==> flow/design.v <==
module MUX2(
	input [15:0] Ain,  
	input [15:0] Bin,
	input Select,  
	output [15:0] Output  
	);
	assign Output = (Select == 1'b0)? Ain : Bin;
endmodule
module MUX3(
	input [15:0] Ain,  
	input [15:0] Bin,
	input [15:0] Cin,
	input [1:0] Select,  
	output reg [15:0] Output
	);
	always @(*)
	begin
		case (Select)
		2'b00: Output = Ain;
		2'b01: Output = Bin;
		2'b10: Output = Cin;
		2'b11: Output = 16'd0;  
		endcase
	end
endmodule
module MUX4(
	input [15:0] Ain,  
	input [15:0] Bin,
	input [15:0] Cin,
	input [15:0] Din,
	input [1:0] Select,  
	output reg [15:0] Output
	);
	always @(*)
	begin
		case (Select)
		2'b00: Output = Ain;
		2'b01: Output = Bin;
		2'b10: Output = Cin;
		2'b11: Output = Din;
		endcase
	end
endmodule
module ALU(
	input [15:0] Ain,  
	input [15:0] Bin,  
	input [3:0] MODE,  
	output reg [15:0] ALUout,  
	output FLAGzero  
	);
	always @(*)  
	begin
		case (MODE)  
			4'b0000: ALUout = 16'd0;		 
			4'b0001: ALUout = Ain + Bin;	 
			4'b0010: ALUout = Ain - Bin;	 
			4'b0011: ALUout = Ain & Bin;	 
			4'b0100: ALUout = Ain | Bin;	 
			4'b0101: ALUout = Ain ^ Bin;	 
			4'b0110: ALUout = ~Ain;			 
			4'b0111: ALUout = Ain * Bin;	 
			4'b1000: ALUout = (Bin == 16'd0) ? 16'hFFFF : Ain / Bin;	 
			4'b1001: ALUout = (Bin == 16'd0) ? Ain : Ain % Bin;	 
			4'b1010: ALUout = Ain<<Bin;	 
			4'b1011: ALUout = Ain>>Bin;	 
			4'b1100: ALUout = Ain;			 
			4'b1101: ALUout = Bin;			 
			4'b1110: begin if (Ain != Bin) ALUout = 16'd1;	 
							else ALUout = 16'd0;
							end
			4'b1111: begin if (Ain < Bin) ALUout = 16'd1;		 
							else ALUout = 16'd0;
							end
		endcase
	end
	assign FLAGzero = (ALUout == 16'd0) ? 1'b1: 1'b0;	 
endmodule
module CTRLUNIT(
	input [15:0] Instruction,  
	input ZFlag,  
	output reg JFlag,  
	output reg RamWriteEN,  
	output reg [9:0] RamAddr,
	output reg [3:0] ALUCtrl,  
	output reg RegWriteEN,
	output reg [4:0] RegWriteAddr,
	output reg [4:0] RegAddrA,  
	output reg [4:0] RegAddrB,
	output reg [9:0] Immediate,  
	output reg [1:0] MuxA,  
	output reg [1:0] MuxB,
	output reg [1:0] MuxC
	);
	wire [5:0] Opcode;
	wire [9:0] Address;
	wire [4:0] AddressA, AddressB;
	assign Opcode = Instruction[15:10];  
	assign Address = Instruction[9:0];  
	assign AddressA = Address[9:5];  
	assign AddressB = Address[4:0];  
	always @(*)
	begin
		case (Opcode)
		6'b000000: begin  
					RamWriteEN 		= 1'b0;
					RegWriteEN 		= 1'b0;
					MuxA 				= 1'b00;
					MuxB 				= 2'b00;
					MuxC				= 2'b00;
					RamAddr 			= 10'b0000000000;
					RegWriteAddr 	= 5'b00000;
					RegAddrA 		= 5'b00000;
					RegAddrB 		= 5'b00000;
					JFlag				= 1'b0;
					ALUCtrl			= 4'b0000;
					Immediate		= 10'b0000000000;
					end
		6'b000001: begin  
					RamWriteEN 		= 1'b0;
					RegWriteEN 		= 1'b1;
					MuxA 				= 1'b00;
					MuxB 				= 2'b01;
					MuxC				= 2'b01;
					RamAddr 			= Address;
					RegWriteAddr 	= 5'b00001;
					RegAddrA 		= 5'b00000;
					RegAddrB 		= 5'b00000;
					JFlag				= 1'b0;
					ALUCtrl			= 4'b1101;
					Immediate		= 10'b0000000000;
					end
		6'b000010: begin  
					RamWriteEN 		= 1'b1;
					RegWriteEN 		= 1'b0;
					MuxA 				= 1'b00;
					MuxB 				= 2'b00;
					MuxC				= 2'b01;
					RamAddr 			= Address;
					RegWriteAddr 	= 5'b00000;
					RegAddrA 		= 5'b00000;
					RegAddrB 		= 5'b00001;
					JFlag				= 1'b0;
					ALUCtrl			= 4'b0000;
					Immediate		= 10'b0000000000;
					end
		6'b000011: begin  
					RamWriteEN 		= 1'b0;
					RegWriteEN 		= 1'b1;
					MuxA 				= 1'b00;
					MuxB 				= 2'b00;
					MuxC				= 2'b00;
					RamAddr 			= 10'b0000000000;
					RegWriteAddr 	= AddressB;
					RegAddrA 		= AddressA;
					RegAddrB 		= 5'b00000;
					JFlag				= 1'b0;
					ALUCtrl			= 4'b1100;
					Immediate		= 10'b0000000000;
					end
		6'b000100: begin  
					RamWriteEN 		= 1'b0;
					RegWriteEN 		= 1'b0;
					MuxA 				= 1'b00;
					MuxB 				= 2'b10;  
					MuxC				= 2'b00;
					RamAddr 			= 10'b0000000000;
					RegWriteAddr 	= 5'b00000;
					RegAddrA 		= 5'b00001;  
					RegAddrB 		= 5'b00000;
					JFlag				= ~ZFlag;  
					ALUCtrl			= 4'b1100;  
					Immediate		= Address;  
					end
		6'b000101: begin  
					RamWriteEN 		= 1'b0;
					RegWriteEN 		= 1'b0;
					MuxA 				= 1'b00;
					MuxB 				= 2'b10;
					MuxC				= 2'b00;
					RamAddr 			= 10'b0000000000;
					RegWriteAddr 	= 5'b00000;
					RegAddrA 		= 5'b00001;
					RegAddrB 		= 5'b00000;
					JFlag				= ZFlag;
					ALUCtrl			= 4'b1100;
					Immediate		= Address;
					end
		6'b000110: begin  
					RamWriteEN 		= 1'b0;
					RegWriteEN 		= 1'b0;
					MuxA 				= 1'b00;
					MuxB 				= 2'b10;
					MuxC				= 2'b00;
					RamAddr 			= 10'b0000000000;
					RegWriteAddr 	= 5'b00000;
					RegAddrA 		= 5'b00000;
					RegAddrB 		= 5'b00000;
					JFlag				= 1'b1;
					ALUCtrl			= 4'b0000;
					Immediate		= Address;
					end
		6'b000111: begin  
					RamWriteEN 		= 1'b0;
					RegWriteEN 		= 1'b1;	 
					MuxA 				= 1'b01;	 
					MuxB 				= 2'b10;  
					MuxC				= 2'b00;
					RamAddr 			= 10'b0000000000;
					RegWriteAddr 	= AddressA;
					RegAddrA 		= 5'b00000;
					RegAddrB 		= 5'b00000;
					JFlag				= 1'b0;  
					ALUCtrl			= 4'b1100;	 
					Immediate		= 10'b0000000000;
					end
		6'b001000: begin  
					RamWriteEN 		= 1'b0;
					RegWriteEN 		= 1'b0;
					MuxA 				= 1'b00;
					MuxB 				= 2'b00;  
					MuxC				= 2'b00;
					RamAddr 			= 10'b0000000000;
					RegWriteAddr 	= 5'b00000;
					RegAddrA 		= 5'b00000;
					RegAddrB 		= AddressA;  
					JFlag				= 1'b1;  
					ALUCtrl			= 4'b0000;
					Immediate		= 10'b0000000000;
					end
		6'b001001: begin  
					RamWriteEN 		= 1'b0;
					RegWriteEN 		= 1'b1;  
					MuxA 				= 1'b00;
					MuxB 				= 2'b00;
					MuxC				= 2'b00;
					RamAddr 			= 10'b0000000000;
					RegWriteAddr 	= 5'b00001;  
					RegAddrA 		= AddressA;  
					RegAddrB 		= AddressB;  
					JFlag				= 1'b0;
					ALUCtrl			= 4'b1111;  
					Immediate		= 10'b0000000000;
					end
		6'b001010: begin  
					RamWriteEN 		= 1'b0;
					RegWriteEN 		= 1'b1;  
					MuxA 				= 1'b00;
					MuxB 				= 2'b10;  
					MuxC				= 2'b00;
					RamAddr 			= 10'b0000000000;
					RegWriteAddr 	= 5'b00001;  
					RegAddrA 		= AddressA;  
					RegAddrB 		= 5'b00000;
					JFlag				= 1'b0;
					ALUCtrl			= 4'b1111;  
					Immediate		= {5'b00000, AddressB};
					end
		6'b001011: begin  
					RamWriteEN 		= 1'b0;
					RegWriteEN 		= 1'b1;  
					MuxA 				= 1'b00;
					MuxB 				= 2'b00;
					MuxC				= 2'b00;
					RamAddr 			= 10'b0000000000;
					RegWriteAddr 	= 5'b00001;  
					RegAddrA 		= AddressA;  
					RegAddrB 		= AddressB;  
					JFlag				= 1'b0;
					ALUCtrl			= 4'b1110;  
					Immediate		= 10'b0000000000;
					end
		6'b001100: begin  
					RamWriteEN 		= 1'b0;
					RegWriteEN 		= 1'b1;  
					MuxA 				= 1'b00;
					MuxB 				= 2'b10;  
					MuxC				= 2'b00;
					RamAddr 			= 10'b0000000000;
					RegWriteAddr 	= 5'b00001;  
					RegAddrA 		= AddressA;  
					RegAddrB 		= 5'b00000;
					JFlag				= 1'b0;
					ALUCtrl			= 4'b1110;  
					Immediate		= {5'b00000, AddressB};
					end
		6'b001101: begin  
					RamWriteEN 		= 1'b0;
					RegWriteEN 		= 1'b1;  
					MuxA 				= 1'b00;
					MuxB 				= 2'b10;  
					MuxC				= 2'b00;
					RamAddr 			= 10'b0000000000;
					RegWriteAddr 	= 5'b00001;  
					RegAddrA 		= 5'b00000;
					RegAddrB 		= 5'b00000;
					JFlag				= 1'b0;
					ALUCtrl			= 4'b1101;
					Immediate		= Address;  
					end
		6'b001110: begin  
					RamWriteEN 		= 1'b0;
					RegWriteEN 		= 1'b1;
					MuxA 				= 1'b00;
					MuxB 				= 2'b00;
					MuxC				= 2'b00;
					RamAddr 			= 10'b0000000000;
					RegWriteAddr 	= 5'b00001;
					RegAddrA 		= AddressA;
					RegAddrB 		= AddressB;
					JFlag				= 1'b0;
					ALUCtrl			= 4'b1010;  
					Immediate		= 10'b0000000000;
					end
		6'b001111: begin  
					RamWriteEN 		= 1'b0;
					RegWriteEN 		= 1'b1;
					MuxA 				= 1'b00;
					MuxB 				= 2'b00;
					MuxC				= 2'b00;
					RamAddr 			= 10'b0000000000;
					RegWriteAddr 	= 5'b00001;
					RegAddrA 		= AddressA;
					RegAddrB 		= AddressB;
					JFlag				= 1'b0;
					ALUCtrl			= 4'b1011;  
					Immediate		= 10'b0000000000;
					end
		6'b010000: begin  
					RamWriteEN 		= 1'b0;
					RegWriteEN 		= 1'b1;
					MuxA 				= 1'b00;
					MuxB 				= 2'b00;
					MuxC				= 2'b00;
					RamAddr 			= 10'b0000000000;
					RegWriteAddr 	= 5'b00001;
					RegAddrA 		= AddressA;
					RegAddrB 		= AddressB;
					JFlag				= 1'b0;
					ALUCtrl			= 4'b0001;
					Immediate		= 10'b0000000000;
					end
		6'b010001: begin  
					RamWriteEN 		= 1'b0;
					RegWriteEN 		= 1'b1;
					MuxA 				= 1'b00;
					MuxB 				= 2'b00;
					MuxC				= 2'b00;
					RamAddr 			= 10'b0000000000;
					RegWriteAddr 	= 5'b00001;
					RegAddrA 		= AddressA;
					RegAddrB 		= AddressB;
					JFlag				= 1'b0;
					ALUCtrl			= 4'b0010;
					Immediate		= 10'b0000000000;
					end
		6'b010010: begin  
					RamWriteEN 		= 1'b0;
					RegWriteEN 		= 1'b1;
					MuxA 				= 1'b00;
					MuxB 				= 2'b00;
					MuxC				= 2'b00;
					RamAddr 			= 10'b0000000000;
					RegWriteAddr 	= 5'b00001;
					RegAddrA 		= AddressA;
					RegAddrB 		= AddressB;
					JFlag				= 1'b0;
					ALUCtrl			= 4'b0111;
					Immediate		= 10'b0000000000;
					end
		6'b010011: begin  
					RamWriteEN 		= 1'b0;
					RegWriteEN 		= 1'b1;
					MuxA 				= 1'b00;
					MuxB 				= 2'b00;
					MuxC				= 2'b00;
					RamAddr 			= 10'b0000000000;
					RegWriteAddr 	= 5'b00001;
					RegAddrA 		= AddressA;
					RegAddrB 		= AddressB;
					JFlag				= 1'b0;
					ALUCtrl			= 4'b1000;
					Immediate		= 10'b0000000000;
					end
		6'b010100: begin  
					RamWriteEN 		= 1'b0;
					RegWriteEN 		= 1'b1;
					MuxA 				= 1'b00;
					MuxB 				= 2'b00;
					MuxC				= 2'b00;
					RamAddr 			= 10'b0000000000;
					RegWriteAddr 	= 5'b00001;
					RegAddrA 		= AddressA;
					RegAddrB 		= AddressB;
					JFlag				= 1'b0;
					ALUCtrl			= 4'b1001;
					Immediate		= 10'b0000000000;
					end
		6'b010101: begin  
					RamWriteEN 		= 1'b0;
					RegWriteEN 		= 1'b1;
					MuxA 				= 1'b00;
					MuxB 				= 2'b10;
					MuxC				= 2'b00;
					RamAddr 			= 10'b0000000000;
					RegWriteAddr 	= 5'b00001;
					RegAddrA 		= AddressA;
					RegAddrB 		= 5'b00000;
					JFlag				= 1'b0;
					ALUCtrl			= 4'b0001;
					Immediate		= {5'b00000, AddressB};
					end
		6'b010110: begin  
					RamWriteEN 		= 1'b0;
					RegWriteEN 		= 1'b1;
					MuxA 				= 1'b00;
					MuxB 				= 2'b10;
					MuxC				= 2'b00;
					RamAddr 			= 10'b0000000000;
					RegWriteAddr 	= 5'b00001;
					RegAddrA 		= AddressA;
					RegAddrB 		= 5'b00000;
					JFlag				= 1'b0;
					ALUCtrl			= 4'b0010;
					Immediate		= {5'b00000, AddressB};
					end
		6'b010111: begin  
					RamWriteEN 		= 1'b0;
					RegWriteEN 		= 1'b1;
					MuxA 				= 1'b00;
					MuxB 				= 2'b10;
					MuxC				= 2'b00;
					RamAddr 			= 10'b0000000000;
					RegWriteAddr 	= 5'b00001;
					RegAddrA 		= AddressA;
					RegAddrB 		= 5'b00000;
					JFlag				= 1'b0;
					ALUCtrl			= 4'b0111;
					Immediate		= {5'b00000, AddressB};
					end
		6'b011000: begin  
					RamWriteEN 		= 1'b0;
					RegWriteEN 		= 1'b1;
					MuxA 				= 1'b00;
					MuxB 				= 2'b10;
					MuxC				= 2'b00;
					RamAddr 			= 10'b0000000000;
					RegWriteAddr 	= 5'b00001;
					RegAddrA 		= AddressA;
					RegAddrB 		= 5'b00000;
					JFlag				= 1'b0;
					ALUCtrl			= 4'b1000;
					Immediate		= {5'b00000, AddressB};
					end
		6'b011001: begin  
					RamWriteEN 		= 1'b0;
					RegWriteEN 		= 1'b1;
					MuxA 				= 1'b00;
					MuxB 				= 2'b10;
					MuxC				= 2'b00;
					RamAddr 			= 10'b0000000000;
					RegWriteAddr 	= 5'b00001;
					RegAddrA 		= AddressA;
					RegAddrB 		= 5'b00000;
					JFlag				= 1'b0;
					ALUCtrl			= 4'b1001;
					Immediate		= {5'b00000, AddressB};
					end
		6'b011010: begin  
					RamWriteEN 		= 1'b0;
					RegWriteEN 		= 1'b1;
					MuxA 				= 1'b00;
					MuxB 				= 2'b00;
					MuxC				= 2'b00;
					RamAddr 			= 10'b0000000000;
					RegWriteAddr 	= AddressB;
					RegAddrA 		= AddressA;
					RegAddrB 		= 5'b00000;
					JFlag				= 1'b0;
					ALUCtrl			= 4'b0110;
					Immediate		= 10'b0000000000;
					end
		6'b011011: begin  
					RamWriteEN 		= 1'b0;
					RegWriteEN 		= 1'b1;
					MuxA 				= 1'b00;
					MuxB 				= 2'b00;
					MuxC				= 2'b00;
					RamAddr 			= 10'b0000000000;
					RegWriteAddr 	= 5'b00001;
					RegAddrA 		= AddressA;
					RegAddrB 		= AddressB;
					JFlag				= 1'b0;
					ALUCtrl			= 4'b0101;
					Immediate		= 10'b0000000000;
					end
		6'b011100: begin  
					RamWriteEN 		= 1'b0;
					RegWriteEN 		= 1'b1;
					MuxA 				= 1'b00;
					MuxB 				= 2'b00;
					MuxC				= 2'b00;
					RamAddr 			= 10'b0000000000;
					RegWriteAddr 	= 5'b00001;
					RegAddrA 		= AddressA;
					RegAddrB 		= AddressB;
					JFlag				= 1'b0;
					ALUCtrl			= 4'b0100;
					Immediate		= 10'b0000000000;
					end
		6'b011101: begin  
					RamWriteEN 		= 1'b0;
					RegWriteEN 		= 1'b1;
					MuxA 				= 1'b00;
					MuxB 				= 2'b00;
					MuxC				= 2'b00;
					RamAddr 			= 10'b0000000000;
					RegWriteAddr 	= 5'b00001;
					RegAddrA 		= AddressA;
					RegAddrB 		= AddressB;
					JFlag				= 1'b0;
					ALUCtrl			= 4'b0011;
					Immediate		= 10'b0000000000;
					end
		6'b011110: begin  
					RamWriteEN 		= 1'b0;
					RegWriteEN 		= 1'b1;
					MuxA 				= 1'b00;
					MuxB 				= 2'b01;  
					MuxC				= 2'b10;  
					RamAddr 			= 10'b0000000000;
					RegWriteAddr 	= AddressB;
					RegAddrA 		= AddressA;  
					RegAddrB 		= 5'b00000;
					JFlag				= 1'b0;
					ALUCtrl			= 4'b1101;  
					Immediate		= 10'b0000000000;
					end
		6'b011111: begin  
					RamWriteEN 		= 1'b1;  
					RegWriteEN 		= 1'b0;
					MuxA 				= 1'b00;  
					MuxB 				= 2'b00;
					MuxC				= 2'b10;  
					RamAddr 			= 10'b0000000000;
					RegWriteAddr 	= 5'b00000;
					RegAddrA 		= AddressB;  
					RegAddrB 		= AddressA;  
					JFlag				= 1'b0;
					ALUCtrl			= 4'b0000;
					Immediate		= 10'b0000000000;
					end
		6'b100000: begin  
					RamWriteEN 		= 1'b0;  
					RegWriteEN 		= 1'b1;
					MuxA 				= 2'b10;  
					MuxB 				= 2'b00;
					MuxC				= 2'b10;  
					RamAddr 			= 10'b0000000000;
					RegWriteAddr 	= AddressA;
					RegAddrA 		= 5'b00000;  
					RegAddrB 		= 5'b00000;  
					JFlag				= 1'b0;
					ALUCtrl			= 4'b1100;
					Immediate		= 10'b0000000000;
					end
		6'b100001: begin  
					RamWriteEN 		= 1'b0;
					RegWriteEN 		= 1'b1;
					MuxA 				= 1'b00;
					MuxB 				= 2'b10;
					MuxC				= 2'b00;
					RamAddr 			= 10'b0000000000;
					RegWriteAddr 	= 5'b00001;
					RegAddrA 		= AddressA;
					RegAddrB 		= 5'b00000;
					JFlag				= 1'b0;
					ALUCtrl			= 4'b1010;  
					Immediate		= AddressB;
				end
		6'b100010: begin  
					RamWriteEN 		= 1'b0;
					RegWriteEN 		= 1'b1;
					MuxA 				= 1'b00;
					MuxB 				= 2'b10;
					MuxC				= 2'b00;
					RamAddr 			= 10'b0000000000;
					RegWriteAddr 	= 5'b00001;
					RegAddrA 		= AddressA;
					RegAddrB 		= 5'b00000;
					JFlag				= 1'b0;
					ALUCtrl			= 4'b1011;  
					Immediate		= AddressB;
				end
		default: begin  
					RamWriteEN 		= 1'b0;
					RegWriteEN 		= 1'b0;
					MuxA 				= 1'b00;
					MuxB 				= 2'b00;
					MuxC				= 2'b00;
					RamAddr 			= 10'b0000000000;
					RegWriteAddr 	= 5'b00000;
					RegAddrA 		= 5'b00000;
					RegAddrB 		= 5'b00000;
					JFlag				= 1'b0;
					ALUCtrl			= 4'b0000;
					Immediate		= 10'b0000000000;
					end
		endcase
	end
endmodule
module REGFILE(
	input clk,  
	input En,  
	input Reset,  
	input Write,  
	input [4:0] Waddr,  
	input [15:0] Wdata,  
	input [4:0] Aaddr,  
	output [15:0] Adata,  
	input [4:0] Baddr,
	output [15:0] Bdata
	);
	integer i;
	reg [15:0] register[31:0];
	always @(posedge clk)
	begin
		if (Reset == 1'b1) begin
			for(i = 0; i < 32; i = i + 1) begin  
				register[i] <= 16'd0;
			end
		end
		else if (En == 1'b1 && Write == 1'b1) begin
			register[Waddr] <= Wdata;  
		end
	end
	assign Adata = (Aaddr == 0)? 16'd0 : register[Aaddr];
	assign Bdata = (Baddr == 0)? 16'd0 : register[Baddr];
endmodule
module PCOUNTER(
	input clk,  
	input En,  
	input [9:0] Jaddr,  
	input Jflag,  
	output reg [9:0] Caddr,  
	input Clear  
	);
	always @(posedge clk)
	begin
		if (Clear == 1'b1) begin  
			Caddr <= 10'd0;
		end
		else if (En == 1'b1) begin
			if(Jflag == 1'b1) begin  
				Caddr <= Jaddr;
			end
			else begin
				Caddr <= Caddr + 1'b1;  
			end
		end
	end
endmodule
module microcounter(
	input clk,  
	input Clear,  
	output reg [1:0] count  
	);
	always @(posedge clk)
	begin
		if (Clear == 1'b1) begin
			count <= 2'b00;
		end
		else if (count == 2'b11) begin
			count <= 2'b00;
		end
		else begin
			count <= count + 1'b1;
		end
	end
endmodule
module mips16_core(
	input clk,
	input rst,  
	output [9:0] imem_addr,
	input [15:0] imem_rdata,
	output [9:0] dmem_addr,
	output dmem_we,
	output [15:0] dmem_wdata,
	input [15:0] dmem_rdata,
	input [15:0] in_data,
	output rf_we,
	output [4:0] rf_waddr,
	output [15:0] rf_wdata
	);
	wire ramWriteEN, regWriteEN, ZFlag, JFlag;
	wire [1:0] selA, selB, selC;
	wire [15:0] muxAout, muxBout, muxCout;
	wire [9:0] Caddr, ramAddress;
	wire [15:0] Instruction;
	wire [15:0] regAdata, regBdata;
	wire [3:0] ALUop;
	wire [15:0] ALUout;
	wire [9:0] Immediate;
	wire [15:0] ramBdata;
	wire [4:0] regAread, regBread, regwrite;
	wire [1:0] microcount;
	microcounter micro(.clk(clk), .Clear(rst), .count(microcount));
	wire ramclk = (microcount == 2'b00);  
	wire regclk = (microcount == 2'b01);  
	wire instrclk = (microcount == 2'b10);  
	PCOUNTER programcounter(
		.clk(clk),
		.En(instrclk),
		.Jaddr(muxBout[9:0]),  
		.Jflag(JFlag),
		.Caddr(Caddr),
		.Clear(rst)
		);
	assign imem_addr = Caddr;
	assign Instruction = imem_rdata;
	CTRLUNIT controlunit(
		.Instruction(Instruction),  
		.ZFlag(ZFlag),  
		.JFlag(JFlag),
		.RamWriteEN(ramWriteEN),
		.RamAddr(ramAddress),
		.ALUCtrl(ALUop),
		.RegWriteEN(regWriteEN),
		.RegWriteAddr(regwrite),
		.RegAddrA(regAread),
		.RegAddrB(regBread),
		.Immediate(Immediate),
		.MuxA(selA),
		.MuxB(selB),
		.MuxC(selC)
		);
	MUX3 muxA(
		.Ain(regAdata),
		.Bin({6'd0, Caddr}),
		.Cin(in_data),
		.Select(selA),
		.Output(muxAout)
		);
	MUX3 muxB(
		.Ain(regBdata),
		.Bin(ramBdata),
		.Cin({6'd0, Immediate}),
		.Select(selB),
		.Output(muxBout)
		);
	MUX3 muxC(
		.Ain({6'd0, Caddr}),
		.Bin({6'd0, ramAddress}),
		.Cin(muxAout),
		.Select(selC),
		.Output(muxCout)
		);
	ALU arithmaticlogic(
		.Ain(muxAout),  
		.Bin(muxBout),  
		.MODE(ALUop),  
		.ALUout(ALUout),
		.FLAGzero(ZFlag)
		);
	REGFILE registers(
		.clk(clk),
		.En(regclk),
		.Reset(rst),
		.Write(regWriteEN),
		.Waddr(regwrite),
		.Wdata(ALUout),
		.Aaddr(regAread),
		.Adata(regAdata),  
		.Baddr(regBread),
		.Bdata(regBdata)  
		);
	assign dmem_addr = muxCout[9:0];
	assign dmem_we = ramclk & ramWriteEN;
	assign dmem_wdata = regBdata;
	assign ramBdata = dmem_rdata;
	reg rf_we_q;
	reg [4:0] rf_waddr_q;
	reg [15:0] rf_wdata_q;
	always @(posedge clk)
	begin
		if (rst == 1'b1) begin
			rf_we_q <= 1'b0;
		end
		else begin
			rf_we_q <= regclk & regWriteEN;
		end
		if (regclk == 1'b1) begin
			rf_waddr_q <= regwrite;
			rf_wdata_q <= ALUout;
		end
	end
	assign rf_we = rf_we_q;
	assign rf_waddr = rf_waddr_q;
	assign rf_wdata = rf_wdata_q;
endmodule
==> reports on mips16_core <==
* From RTL to reports: mips16_core
Each step is given for the RTL above and for the edited RTL. Lines under "original" count in the file above, lines under "edited" in the edited file. "change": "edited" minus "original" as printed here. "relative change": 100 x difference / "original". Operators carry their Yosys type and port widths (W data, S select, Z words). A cell with n/a has no value.
Inputs: top module mips16_core, clock input clk, cell library sky130hd, corner tt_025C_1v80

* Diff
The edit as a unified diff against the file above. A script made this edit. It changes what the design does and was not meant as an optimisation.
begin of diff
@@ -92,5 +92,5 @@
 	output reg [1:0] MuxC
 	);
-	wire [5:0] Opcode;
+	wire [4:0] Opcode;
 	wire [9:0] Address;
 	wire [4:0] AddressA, AddressB;
end of diff

* Elaborated design
Counts by Yosys on the flattened word-level netlist (proc, flatten, opt, wreduce; memories kept). Register bits leave out memories and registers merged into their read ports (data or address). Print and check cells are left out. Cells with the same type and inputs are merged into one. Yosys's memory passes give these memory sizes; they may raise the number of words (mostly to a power of two), join words into wider ones and drop unused or constant bits.
Cells by class:
- order comparisons | original 1, edited 1, change 0, relative change 0.00%
- add/sub/neg operators | original 4, edited 4, change 0, relative change 0.00%
- divide/modulo/power cells | original 2, edited 2, change 0, relative change 0.00%
- reduce/logical cells | original 38, edited 47, change +9, relative change +23.68%
- mux-type cells | original 31, edited 31, change 0, relative change 0.00%
- multipliers | original 1, edited 1, change 0, relative change 0.00%
- bitwise operators | original 7, edited 7, change 0, relative change 0.00%
- eq/ne operators | original 62, edited 59, change -3, relative change -4.84%
- shift-type cells | original 2, edited 2, change 0, relative change 0.00%
Operators with widths:
- $eq A6 B5 Y1 const B | original 16, edited 0, change -16, relative change -100.00%
- $eq A5 B5 Y1 const B | original 0, edited 16, change +16
- $eq A6 B4 Y1 const B | original 8, edited 0, change -8, relative change -100.00%
- $eq A5 B4 Y1 const B | original 0, edited 8, change +8
- $eq A6 B3 Y1 const B | original 4, edited 0, change -4, relative change -100.00%
- $eq A5 B3 Y1 const B | original 0, edited 4, change +4
- $eq A6 B6 Y1 const B | original 3, edited 0, change -3, relative change -100.00%
- $pmux W5 S3 | original 3, edited 0, change -3, relative change -100.00%
- $pmux W5 S4 | original 0, edited 3, change +3
- $reduce_or A7 Y1 | original 0, edited 3, change +3
- $reduce_or A2 Y1 | original 17, edited 15, change -2, relative change -11.76%
- $mux W1 | original 8, edited 6, change -2, relative change -25.00%
- $pmux W2 S2 | original 3, edited 1, change -2, relative change -66.67%
- $eq A6 B2 Y1 const B | original 2, edited 0, change -2, relative change -100.00%
- $eq A5 B2 Y1 const B | original 0, edited 2, change +2
- $pmux W1 S2 | original 0, edited 2, change +2
- $pmux W2 S3 | original 0, edited 2, change +2
- $reduce_or A21 Y1 | original 0, edited 2, change +2
- $reduce_or A30 Y1 | original 0, edited 2, change +2
- $reduce_or A3 Y1 | original 3, edited 2, change -1, relative change -33.33%
- $logic_not A5 Y1 | original 2, edited 3, change +1, relative change +50.00%
- $mux W10 | original 2, edited 1, change -1, relative change -50.00%
- $eq A6 B1 Y1 const B | original 1, edited 0, change -1, relative change -100.00%
- $pmux W1 S3 | original 1, edited 0, change -1, relative change -100.00%
- $pmux W4 S15 | original 1, edited 0, change -1, relative change -100.00%
- $reduce_or A12 Y1 | original 1, edited 2, change +1, relative change +100.00%
- $reduce_or A14 Y1 | original 1, edited 0, change -1, relative change -100.00%
- $reduce_or A23 Y1 | original 1, edited 0, change -1, relative change -100.00%
Unchanged operator kinds not shown: 34. The list need not be complete.
Bit counts:
- word-level cells | original 154, edited 160, change +6, relative change +3.90%
- input bits | original 50, edited 50, change 0, relative change 0.00%
- ROM bits | original 0, edited 0, change 0
- output and inout port bits | original 59, edited 59, change 0, relative change 0.00%
- register bits | original 34, edited 34, change 0, relative change 0.00%
- memory cells | original 1, edited 1, change 0, relative change 0.00%
- memory bits (writable) | original 512, edited 512, change 0, relative change 0.00%
- bits in latches | original 0, edited 0, change 0

* Depth
Yosys ltp: most cells in a row. Word level: on the elaborated netlist, between registers, memories and ports. Mapped: between sequential cells and ports; inverters and the memories' decode and read muxes count.
Logic depth:
- word-level depth | original 14, edited 14, change 0, relative change 0.00%
- ABC_AREA | original 0, edited 0
- gate-level depth with buffers | original 203, edited 211, change +8, relative change +3.94%

* Netlist
Source: synth_stat.txt of the flow (Yosys; design flattened, memories mapped). It holds for the ABC_AREA given above (unset counts as 0); a run with the other value may have another netlist.
Mapped netlist:
- mapped area (um^2) | original 47246.6, edited 46619.7, change -626.9, relative change -1.33%
- mapped flip-flops | original 546, edited 546, change 0, relative change 0.00%
- cells in the netlist | original 5544, edited 5659, change +115, relative change +2.07%
Cells by type:
- sky130_fd_sc_hd__nand2_1 | original 701, edited 1035, change +334, relative change +47.65%
- sky130_fd_sc_hd__nand3_1 | original 155, edited 427, change +272, relative change +175.48%
- sky130_fd_sc_hd__a21oi_1 | original 287, edited 202, change -85, relative change -29.62%
- sky130_fd_sc_hd__mux2i_1 | original 227, edited 144, change -83, relative change -36.56%
- sky130_fd_sc_hd__nor2_1 | original 838, edited 798, change -40, relative change -4.77%
- sky130_fd_sc_hd__nand2b_1 | original 66, edited 31, change -35, relative change -53.03%
- sky130_fd_sc_hd__o21ai_0 | original 201, edited 168, change -33, relative change -16.42%
- sky130_fd_sc_hd__buf_2 | original 94, edited 127, change +33, relative change +35.11%
- sky130_fd_sc_hd__nor3_1 | original 135, edited 106, change -29, relative change -21.48%
- sky130_fd_sc_hd__o22ai_1 | original 55, edited 29, change -26, relative change -47.27%
- sky130_fd_sc_hd__a32oi_1 | original 45, edited 20, change -25, relative change -55.56%
- sky130_fd_sc_hd__nor4_1 | original 36, edited 13, change -23, relative change -63.89%
- sky130_fd_sc_hd__a221oi_1 | original 50, edited 28, change -22, relative change -44.00%
- sky130_fd_sc_hd__a22oi_1 | original 59, edited 39, change -20, relative change -33.90%
- sky130_fd_sc_hd__clkbuf_1 | original 246, edited 228, change -18, relative change -7.32%
- sky130_fd_sc_hd__nand4_1 | original 51, edited 33, change -18, relative change -35.29%
- sky130_fd_sc_hd__and2_1 | original 39, edited 22, change -17, relative change -43.59%
- sky130_fd_sc_hd__o211ai_1 | original 46, edited 31, change -15, relative change -32.61%
Unchanged cell types not shown: 15. The list need not be complete. By module: a second synthesis without flattening, with its own total; a netlist apart from the flattened one above.
Second synthesis, totals:
- cell total of the unflattened synthesis | original 4612, edited 4589, change -23, relative change -0.50%
- area total of the unflattened synthesis (um^2) | original 47504.3, edited 47434.2, change -70.1, relative change -0.15%
Rows give one instance, submodules left out.
Modules, original:
- REGFILE | cells 1891, sequential area 15374.7 um^2, area 27670.3 um^2, instances 1
- ALU | cells 2319, sequential area 0.0 um^2, area 16216.8 um^2, instances 1
- MUX3 | cells 39, sequential area 0.0 um^2, area 381.6 um^2, instances 3
- CTRLUNIT | cells 174, sequential area 0.0 um^2, area 1073.5 um^2, instances 1
- mips16_core | cells 28, sequential area 650.6 um^2, area 700.7 um^2, instances 1
- PCOUNTER | cells 78, sequential area 200.2 um^2, area 623.1 um^2, instances 1
- microcounter | cells 5, sequential area 40.0 um^2, area 75.1 um^2, instances 1
Modules, edited:
- REGFILE | cells 1891, sequential area 15374.7 um^2, area 27675.3 um^2, instances 1
- ALU | cells 2319, sequential area 0.0 um^2, area 16216.8 um^2, instances 1
- MUX3 | cells 39, sequential area 0.0 um^2, area 381.6 um^2, instances 3
- CTRLUNIT | cells 151, sequential area 0.0 um^2, area 998.5 um^2, instances 1
- mips16_core | cells 28, sequential area 650.6 um^2, area 700.7 um^2, instances 1
- PCOUNTER | cells 78, sequential area 200.2 um^2, area 623.1 um^2, instances 1
- microcounter | cells 5, sequential area 40.0 um^2, area 75.1 um^2, instances 1

* Path before layout
Source: OpenSTA report_checks on the synthesized netlist (no wires, ideal clock, input and output delay 20% of the period each), path of least setup slack; recovery checks are left aside. Register names are those of the netlist, which keeps one name where synthesis merged equal registers.
Timing post-synthesis:
- path type | original input port to flip-flop, edited input port to flip-flop
- start point | original in imem_rdata[12], edited in imem_rdata[10]
- end point | original reg programcounter.Caddr[3], edited reg programcounter.Caddr[9]
- data arrival time (ps) | original 46048, edited 47682, change +1634, relative change +3.55%
- library setup time (ps) | original 70, edited 117, change +47
- setup slack (ps) | original -2118, edited -3800, change -1682
- data required time (ps) | original 43930, edited 43883, change -47, relative change -0.11%
- path buffers | original 20, edited 16, change -4, relative change -20.00%
- delay of the path (ps) | original 37318, edited 38999, change +1681, relative change +4.50%
- time at the first pin (ps) | original 8800, edited 8800, change 0, relative change 0.00%
- stages | original 189, edited 195, change +6, relative change +3.17%
- clock period (ps) | original 44000, edited 44000, change 0, relative change 0.00%
- external input delay (ps) | original 8800, edited 8800, change 0, relative change 0.00%
- period reached after synthesis (ps) | original 46118, edited 47800, change +1682, relative change +3.65%
"delay of the path" is the arrival time less input delay plus setup time. "stages": output pins that drive a net of the path, with the launching flip-flop's if there is one; two outputs of one cell count as two. "period reached after synthesis" = period - worst setup slack (recovery checks aside). The figure is calculated, with input and output delays left at 20% of the set period. The rows between start and end are the longest chain of elaborated cells between them; the timing report does not say that the signal goes this way. Where chains are equally long, one stands for them. Each line given opens the expression or statement behind the cell; cells for indexed reads and writes are added by Yosys, which also makes memories of some case tables. A memory read counts as a cell of the chain, while the word-level depth stops at memories. A register here has more assigning lines than the two given.
Between the ends, post-synthesis, original: path through sky130_fd_sc_hd__buf_2 sky130_fd_sc_hd__and3_1 sky130_fd_sc_hd__or4_1 sky130_fd_sc_hd__buf_2 sky130_fd_sc_hd__o31ai_4 sky130_fd_sc_hd__buf_4 sky130_fd_sc_hd__buf_4 sky130_fd_sc_hd__mux2i_1 sky130_fd_sc_hd__mux2i_1 sky130_fd_sc_hd__a211o_1 sky130_fd_sc_hd__o2bb2ai_1 sky130_fd_sc_hd__or2_1 sky130_fd_sc_hd__clkbuf_1 sky130_fd_sc_hd__buf_2 sky130_fd_sc_hd__buf_4 sky130_fd_sc_hd__clkbuf_1 sky130_fd_sc_hd__ha_1 sky130_fd_sc_hd__a22oi_1 [... 153 more ...] sky130_fd_sc_hd__a21oi_1 sky130_fd_sc_hd__o21ai_0 sky130_fd_sc_hd__a211o_1 sky130_fd_sc_hd__o21a_1 sky130_fd_sc_hd__clkbuf_1 sky130_fd_sc_hd__nor2_1 sky130_fd_sc_hd__nand2_1 sky130_fd_sc_hd__o21ai_0 sky130_fd_sc_hd__a31oi_1 sky130_fd_sc_hd__o211ai_1 sky130_fd_sc_hd__nor3b_1 sky130_fd_sc_hd__nand4_1 sky130_fd_sc_hd__nor4_2 sky130_fd_sc_hd__a31oi_1 sky130_fd_sc_hd__or4_1 sky130_fd_sc_hd__clkbuf_1 sky130_fd_sc_hd__a2bb2oi_1 sky130_fd_sc_hd__a21oi_1, cells in the longest elaborated chain 14, elaborated cells between the ends (all ways) 115, classes of those cells 2 x add/sub; 1 x mul; 2 x div; 1 x compare; 56 x eq/ne; 2 x shift; 18 x mux; 5 x logic; 27 x reduce/logical; 1 x memory
Ends and longest elaborated chain, post-synthesis, original:
- start: declaration | line 684 | input [15:0] imem_rdata,
- $eq A6 B2 Y1 | line 103 | case (Opcode)
- $reduce_or A24 Y1
- $pmux W5 S3 | line 103
- $mem_v2 Z32 W16 | line 624 | reg [15:0] register[31:0];
- $mux W16 | line 636 | assign Adata = (Aaddr == 0)? 16'd0 : register[Aaddr];
- $pmux W16 S4 | line 18 | case (Select)
- $mod A16 B16 Y16 | line 63 | 4'b1001: ALUout = (Bin == 16'd0) ? Ain : Ain % Bin;
- $mux W16 | line 63
- $pmux W16 S16 | line 53 | case (MODE)
- $logic_not A16 Y1 | line 76 | assign FLAGzero = (ALUout == 16'd0) ? 1'b1: 1'b0;
- $mux W1 | line 76
- $not A1 Y1 | line 170 | JFlag = ~ZFlag;
- $pmux W1 S3 | line 103
- $mux W10 | line 653 | if(Jflag == 1'b1) begin
- end: assignment | line 654 | Caddr <= Jaddr;
- end: assignment | line 657 | Caddr <= Caddr + 1'b1;
- end: declaration | line 644 | output reg [9:0] Caddr,
Between the ends, post-synthesis, edited: path through sky130_fd_sc_hd__buf_2 sky130_fd_sc_hd__nor4_4 sky130_fd_sc_hd__o211ai_2 sky130_fd_sc_hd__a22oi_1 sky130_fd_sc_hd__and2_1 sky130_fd_sc_hd__buf_2 sky130_fd_sc_hd__a31oi_1 sky130_fd_sc_hd__a221oi_1 sky130_fd_sc_hd__o32ai_1 sky130_fd_sc_hd__a221oi_2 sky130_fd_sc_hd__and4_1 sky130_fd_sc_hd__and3_1 sky130_fd_sc_hd__buf_2 sky130_fd_sc_hd__nand3_1 sky130_fd_sc_hd__and2_1 sky130_fd_sc_hd__ha_1 sky130_fd_sc_hd__o21a_1 sky130_fd_sc_hd__nor2_1 [... 159 more ...] sky130_fd_sc_hd__a21oi_1 sky130_fd_sc_hd__o21bai_1 sky130_fd_sc_hd__a21oi_1 sky130_fd_sc_hd__o41ai_1 sky130_fd_sc_hd__nand3_1 sky130_fd_sc_hd__and2_1 sky130_fd_sc_hd__clkbuf_1 sky130_fd_sc_hd__clkbuf_1 sky130_fd_sc_hd__o211ai_1 sky130_fd_sc_hd__o2111ai_1 sky130_fd_sc_hd__o2111a_1 sky130_fd_sc_hd__clkbuf_1 sky130_fd_sc_hd__nand3_1 sky130_fd_sc_hd__or4_1 sky130_fd_sc_hd__o21a_1 sky130_fd_sc_hd__a21oi_4 sky130_fd_sc_hd__mux2_1 sky130_fd_sc_hd__a32o_1, cells in the longest elaborated chain 14, elaborated cells between the ends (all ways) 118, classes of those cells 2 x add/sub; 1 x mul; 2 x div; 1 x compare; 53 x eq/ne; 2 x shift; 18 x mux; 5 x logic; 33 x reduce/logical; 1 x memory
Ends and longest elaborated chain, post-synthesis, edited:
- start: declaration | line 684 | input [15:0] imem_rdata,
- $eq A5 B4 Y1 | line 103 | case (Opcode)
- $reduce_or A2 Y1
- $pmux W5 S4 | line 103
- $mem_v2 Z32 W16 | line 624 | reg [15:0] register[31:0];
- $mux W16 | line 637 | assign Bdata = (Baddr == 0)? 16'd0 : register[Baddr];
- $pmux W16 S4 | line 18 | case (Select)
- $mod A16 B16 Y16 | line 63 | 4'b1001: ALUout = (Bin == 16'd0) ? Ain : Ain % Bin;
- $mux W16 | line 63
- $pmux W16 S16 | line 53 | case (MODE)
- $logic_not A16 Y1 | line 76 | assign FLAGzero = (ALUout == 16'd0) ? 1'b1: 1'b0;
- $mux W1 | line 76
- $not A1 Y1 | line 170 | JFlag = ~ZFlag;
- $pmux W1 S4 | line 103
- $mux W10 | line 653 | if(Jflag == 1'b1) begin
- end: assignment | line 654 | Caddr <= Jaddr;
- end: assignment | line 657 | Caddr <= Caddr + 1'b1;
- end: declaration | line 644 | output reg [9:0] Caddr,

* Timing after layout
Path of least setup slack in the final report of each run of pair A (OpenROAD, finished layout, wires in). Where an end is a register, its clock arrival counts in the times. The path's times are printed in steps of 10 ps; the period is the one set.
Timing after layout:
- path type | original input port to flip-flop, edited input port to flip-flop
- start point | original in imem_rdata[14], edited in imem_rdata[10]
- end point | original reg programcounter.Caddr[3], edited reg programcounter.Caddr[3]
- library setup time (ps) | original 70, edited 120, change +50
- data required time (ps) | original 44570, edited 44520, change -50, relative change -0.11%
- stages | original 187, edited 199, change +12, relative change +6.42%
- setup slack (ps) | original 1210, edited -50, change -1260
- time at the first pin (ps) | original 8800, edited 8800, change 0, relative change 0.00%
- external input delay (ps) | original 8800, edited 8800, change 0, relative change 0.00%
- data arrival time (ps) | original 43360, edited 44580, change +1220, relative change +2.81%
- clock period (ps) | original 44000, edited 44000, change 0, relative change 0.00%
- path buffers | original 20, edited 18, change -2, relative change -10.00%
The rows between start and end are the longest chain of elaborated cells between them; the timing report does not say that the signal goes this way. Where chains are equally long, one stands for them. A memory read counts as a cell of the chain, while the word-level depth stops at memories. A register here has more assigning lines than the two given.
Between the ends, after layout, original: path through sky130_fd_sc_hd__dlymetal6s2s_1 sky130_fd_sc_hd__buf_4 sky130_fd_sc_hd__buf_4 sky130_fd_sc_hd__and4_1 sky130_fd_sc_hd__o211ai_1 sky130_fd_sc_hd__buf_4 sky130_fd_sc_hd__o311ai_4 sky130_fd_sc_hd__buf_12 sky130_fd_sc_hd__buf_4 sky130_fd_sc_hd__buf_4 sky130_fd_sc_hd__o31ai_4 sky130_fd_sc_hd__buf_4 sky130_fd_sc_hd__a31o_2 sky130_fd_sc_hd__o22a_2 sky130_fd_sc_hd__nand4_1 sky130_fd_sc_hd__nor4_4 sky130_fd_sc_hd__nand3_2 sky130_fd_sc_hd__nor3_4 [... 151 more ...] sky130_fd_sc_hd__a21oi_2 sky130_fd_sc_hd__o21ai_2 sky130_fd_sc_hd__a211o_1 sky130_fd_sc_hd__o21a_2 sky130_fd_sc_hd__buf_6 sky130_fd_sc_hd__a311oi_2 sky130_fd_sc_hd__o31ai_2 sky130_fd_sc_hd__buf_4 sky130_fd_sc_hd__nor2_4 sky130_fd_sc_hd__o2111ai_4 sky130_fd_sc_hd__and3_4 sky130_fd_sc_hd__inv_2 sky130_fd_sc_hd__nor3_4 sky130_fd_sc_hd__buf_6 sky130_fd_sc_hd__and4_1 sky130_fd_sc_hd__or4_4 sky130_fd_sc_hd__a2bb2oi_1 sky130_fd_sc_hd__a21oi_1, cells in the longest elaborated chain 14, elaborated cells between the ends (all ways) 115, classes of those cells 2 x add/sub; 1 x mul; 2 x div; 1 x compare; 56 x eq/ne; 2 x shift; 18 x mux; 5 x logic; 27 x reduce/logical; 1 x memory
Ends and longest elaborated chain, after layout, original:
- start: declaration | line 684 | input [15:0] imem_rdata,
- $eq A6 B2 Y1 | line 103 | case (Opcode)
- $reduce_or A24 Y1
- $pmux W5 S3 | line 103
- $mem_v2 Z32 W16 | line 624 | reg [15:0] register[31:0];
- $mux W16 | line 636 | assign Adata = (Aaddr == 0)? 16'd0 : register[Aaddr];
- $pmux W16 S4 | line 18 | case (Select)
- $mod A16 B16 Y16 | line 63 | 4'b1001: ALUout = (Bin == 16'd0) ? Ain : Ain % Bin;
- $mux W16 | line 63
- $pmux W16 S16 | line 53 | case (MODE)
- $logic_not A16 Y1 | line 76 | assign FLAGzero = (ALUout == 16'd0) ? 1'b1: 1'b0;
- $mux W1 | line 76
- $not A1 Y1 | line 170 | JFlag = ~ZFlag;
- $pmux W1 S3 | line 103
- $mux W10 | line 653 | if(Jflag == 1'b1) begin
- end: assignment | line 654 | Caddr <= Jaddr;
- end: assignment | line 657 | Caddr <= Caddr + 1'b1;
- end: declaration | line 644 | output reg [9:0] Caddr,
Between the ends, after layout, edited: path through sky130_fd_sc_hd__buf_4 sky130_fd_sc_hd__buf_12 sky130_fd_sc_hd__mux2i_2 sky130_fd_sc_hd__buf_4 sky130_fd_sc_hd__mux2_4 sky130_fd_sc_hd__buf_6 sky130_fd_sc_hd__o221a_4 sky130_fd_sc_hd__buf_6 sky130_fd_sc_hd__buf_12 sky130_fd_sc_hd__buf_12 sky130_fd_sc_hd__a31oi_4 sky130_fd_sc_hd__a22oi_2 sky130_fd_sc_hd__a22oi_2 sky130_fd_sc_hd__buf_4 sky130_fd_sc_hd__nand4_1 sky130_fd_sc_hd__buf_4 sky130_fd_sc_hd__a21boi_4 sky130_fd_sc_hd__and4_1 [... 163 more ...] sky130_fd_sc_hd__o21bai_1 sky130_fd_sc_hd__a21oi_2 sky130_fd_sc_hd__o41ai_2 sky130_fd_sc_hd__nand3_1 sky130_fd_sc_hd__and2_4 sky130_fd_sc_hd__buf_6 sky130_fd_sc_hd__nand3_2 sky130_fd_sc_hd__o21ai_2 sky130_fd_sc_hd__a221oi_2 sky130_fd_sc_hd__nor4_4 sky130_fd_sc_hd__and3_1 sky130_fd_sc_hd__nand3_2 sky130_fd_sc_hd__or4_1 sky130_fd_sc_hd__o21a_2 sky130_fd_sc_hd__a21oi_4 sky130_fd_sc_hd__buf_6 sky130_fd_sc_hd__a21boi_1 sky130_fd_sc_hd__o32ai_1, cells in the longest elaborated chain 14, elaborated cells between the ends (all ways) 118, classes of those cells 2 x add/sub; 1 x mul; 2 x div; 1 x compare; 53 x eq/ne; 2 x shift; 18 x mux; 5 x logic; 33 x reduce/logical; 1 x memory
Ends and longest elaborated chain, after layout, edited:
- start: declaration | line 684 | input [15:0] imem_rdata,
- $eq A5 B2 Y1 | line 103 | case (Opcode)
- $reduce_or A22 Y1
- $pmux W5 S4 | line 103
- $mem_v2 Z32 W16 | line 624 | reg [15:0] register[31:0];
- $mux W16 | line 636 | assign Adata = (Aaddr == 0)? 16'd0 : register[Aaddr];
- $pmux W16 S4 | line 18 | case (Select)
- $mod A16 B16 Y16 | line 63 | 4'b1001: ALUout = (Bin == 16'd0) ? Ain : Ain % Bin;
- $mux W16 | line 63
- $pmux W16 S16 | line 53 | case (MODE)
- $logic_not A16 Y1 | line 76 | assign FLAGzero = (ALUout == 16'd0) ? 1'b1: 1'b0;
- $mux W1 | line 76
- $not A1 Y1 | line 170 | JFlag = ~ZFlag;
- $pmux W1 S4 | line 103
- $mux W10 | line 653 | if(Jflag == 1'b1) begin
- end: assignment | line 654 | Caddr <= Jaddr;
- end: assignment | line 657 | Caddr <= Caddr + 1'b1;
- end: declaration | line 644 | output reg [9:0] Caddr,

* Layout results
Runs of the flow (Yosys, OpenROAD) on both versions; the two runs of a pair have the same settings. The constraints put input and output delay at 20% of the set period each and load the outputs with 0.01 pF.
Flow settings, pair A: period_ns 44.0, CAP_MARGIN 20, CORE_MARGIN 2, CORE_UTILIZATION 40, SLEW_MARGIN 20
Results, pair A:
- setup slack of the worst path (ps) | original 1207, edited -53, change -1260
- die size (um^2) | original 120881.0, edited 119298.0, change -1583.0, relative change -1.31%
- standard-cell area after layout (um^2) | original 60727.0, edited 60835.8, change +108.8, relative change +0.18%
- worst hold slack in the final report (ps) | original 502, edited 503, change +1
- achieved clock period (ps) | original 42793, edited 44053, change +1260, relative change +2.94%
- final setup TNS (ps) | original 0, edited -83, change -83
- netlist area reported by Yosys (um^2) | original 47246.6, edited 46619.7, change -626.9, relative change -1.33%
- utilization | original 0.516, edited 0.525, change +0.009
Flow settings, pair B: ABC_AREA 1, CAP_MARGIN 15, CELL_PAD_IN_SITES_DETAIL_PLACEMENT 2, CORE_ASPECT_RATIO 0.81, CORE_MARGIN 2, CORE_UTILIZATION 31, CTS_CLUSTER_DIAMETER 278, HOLD_SLACK_MARGIN 0.25, MIN_ROUTING_LAYER met2, PLACE_DENSITY_LB_ADDON 0.1, SETUP_SLACK_MARGIN 0.45, SLEW_MARGIN 5, period_ns 66.5
Results, pair B:
- setup slack of the worst path (ps) | original 7130, edited 4232, change -2898
- die size (um^2) | original 153032.0, edited 151714.0, change -1318.0, relative change -0.86%
- standard-cell area after layout (um^2) | original 51767.1, edited 50922.6, change -844.5, relative change -1.63%
- worst hold slack in the final report (ps) | original 534, edited 521, change -13
- achieved clock period (ps) | original 59370, edited 62268, change +2898, relative change +4.88%
- final setup TNS (ps) | original 0, edited 0, change 0
- netlist area reported by Yosys (um^2) | original 46469.6, edited 46065.4, change -404.2, relative change -0.87%
- utilization | original 0.349, edited 0.345, change -0.004
"achieved clock period" is the run's clock period less its worst setup slack. It is reckoned from that one timing run; input and output delays stay at 20% of the period that was set.
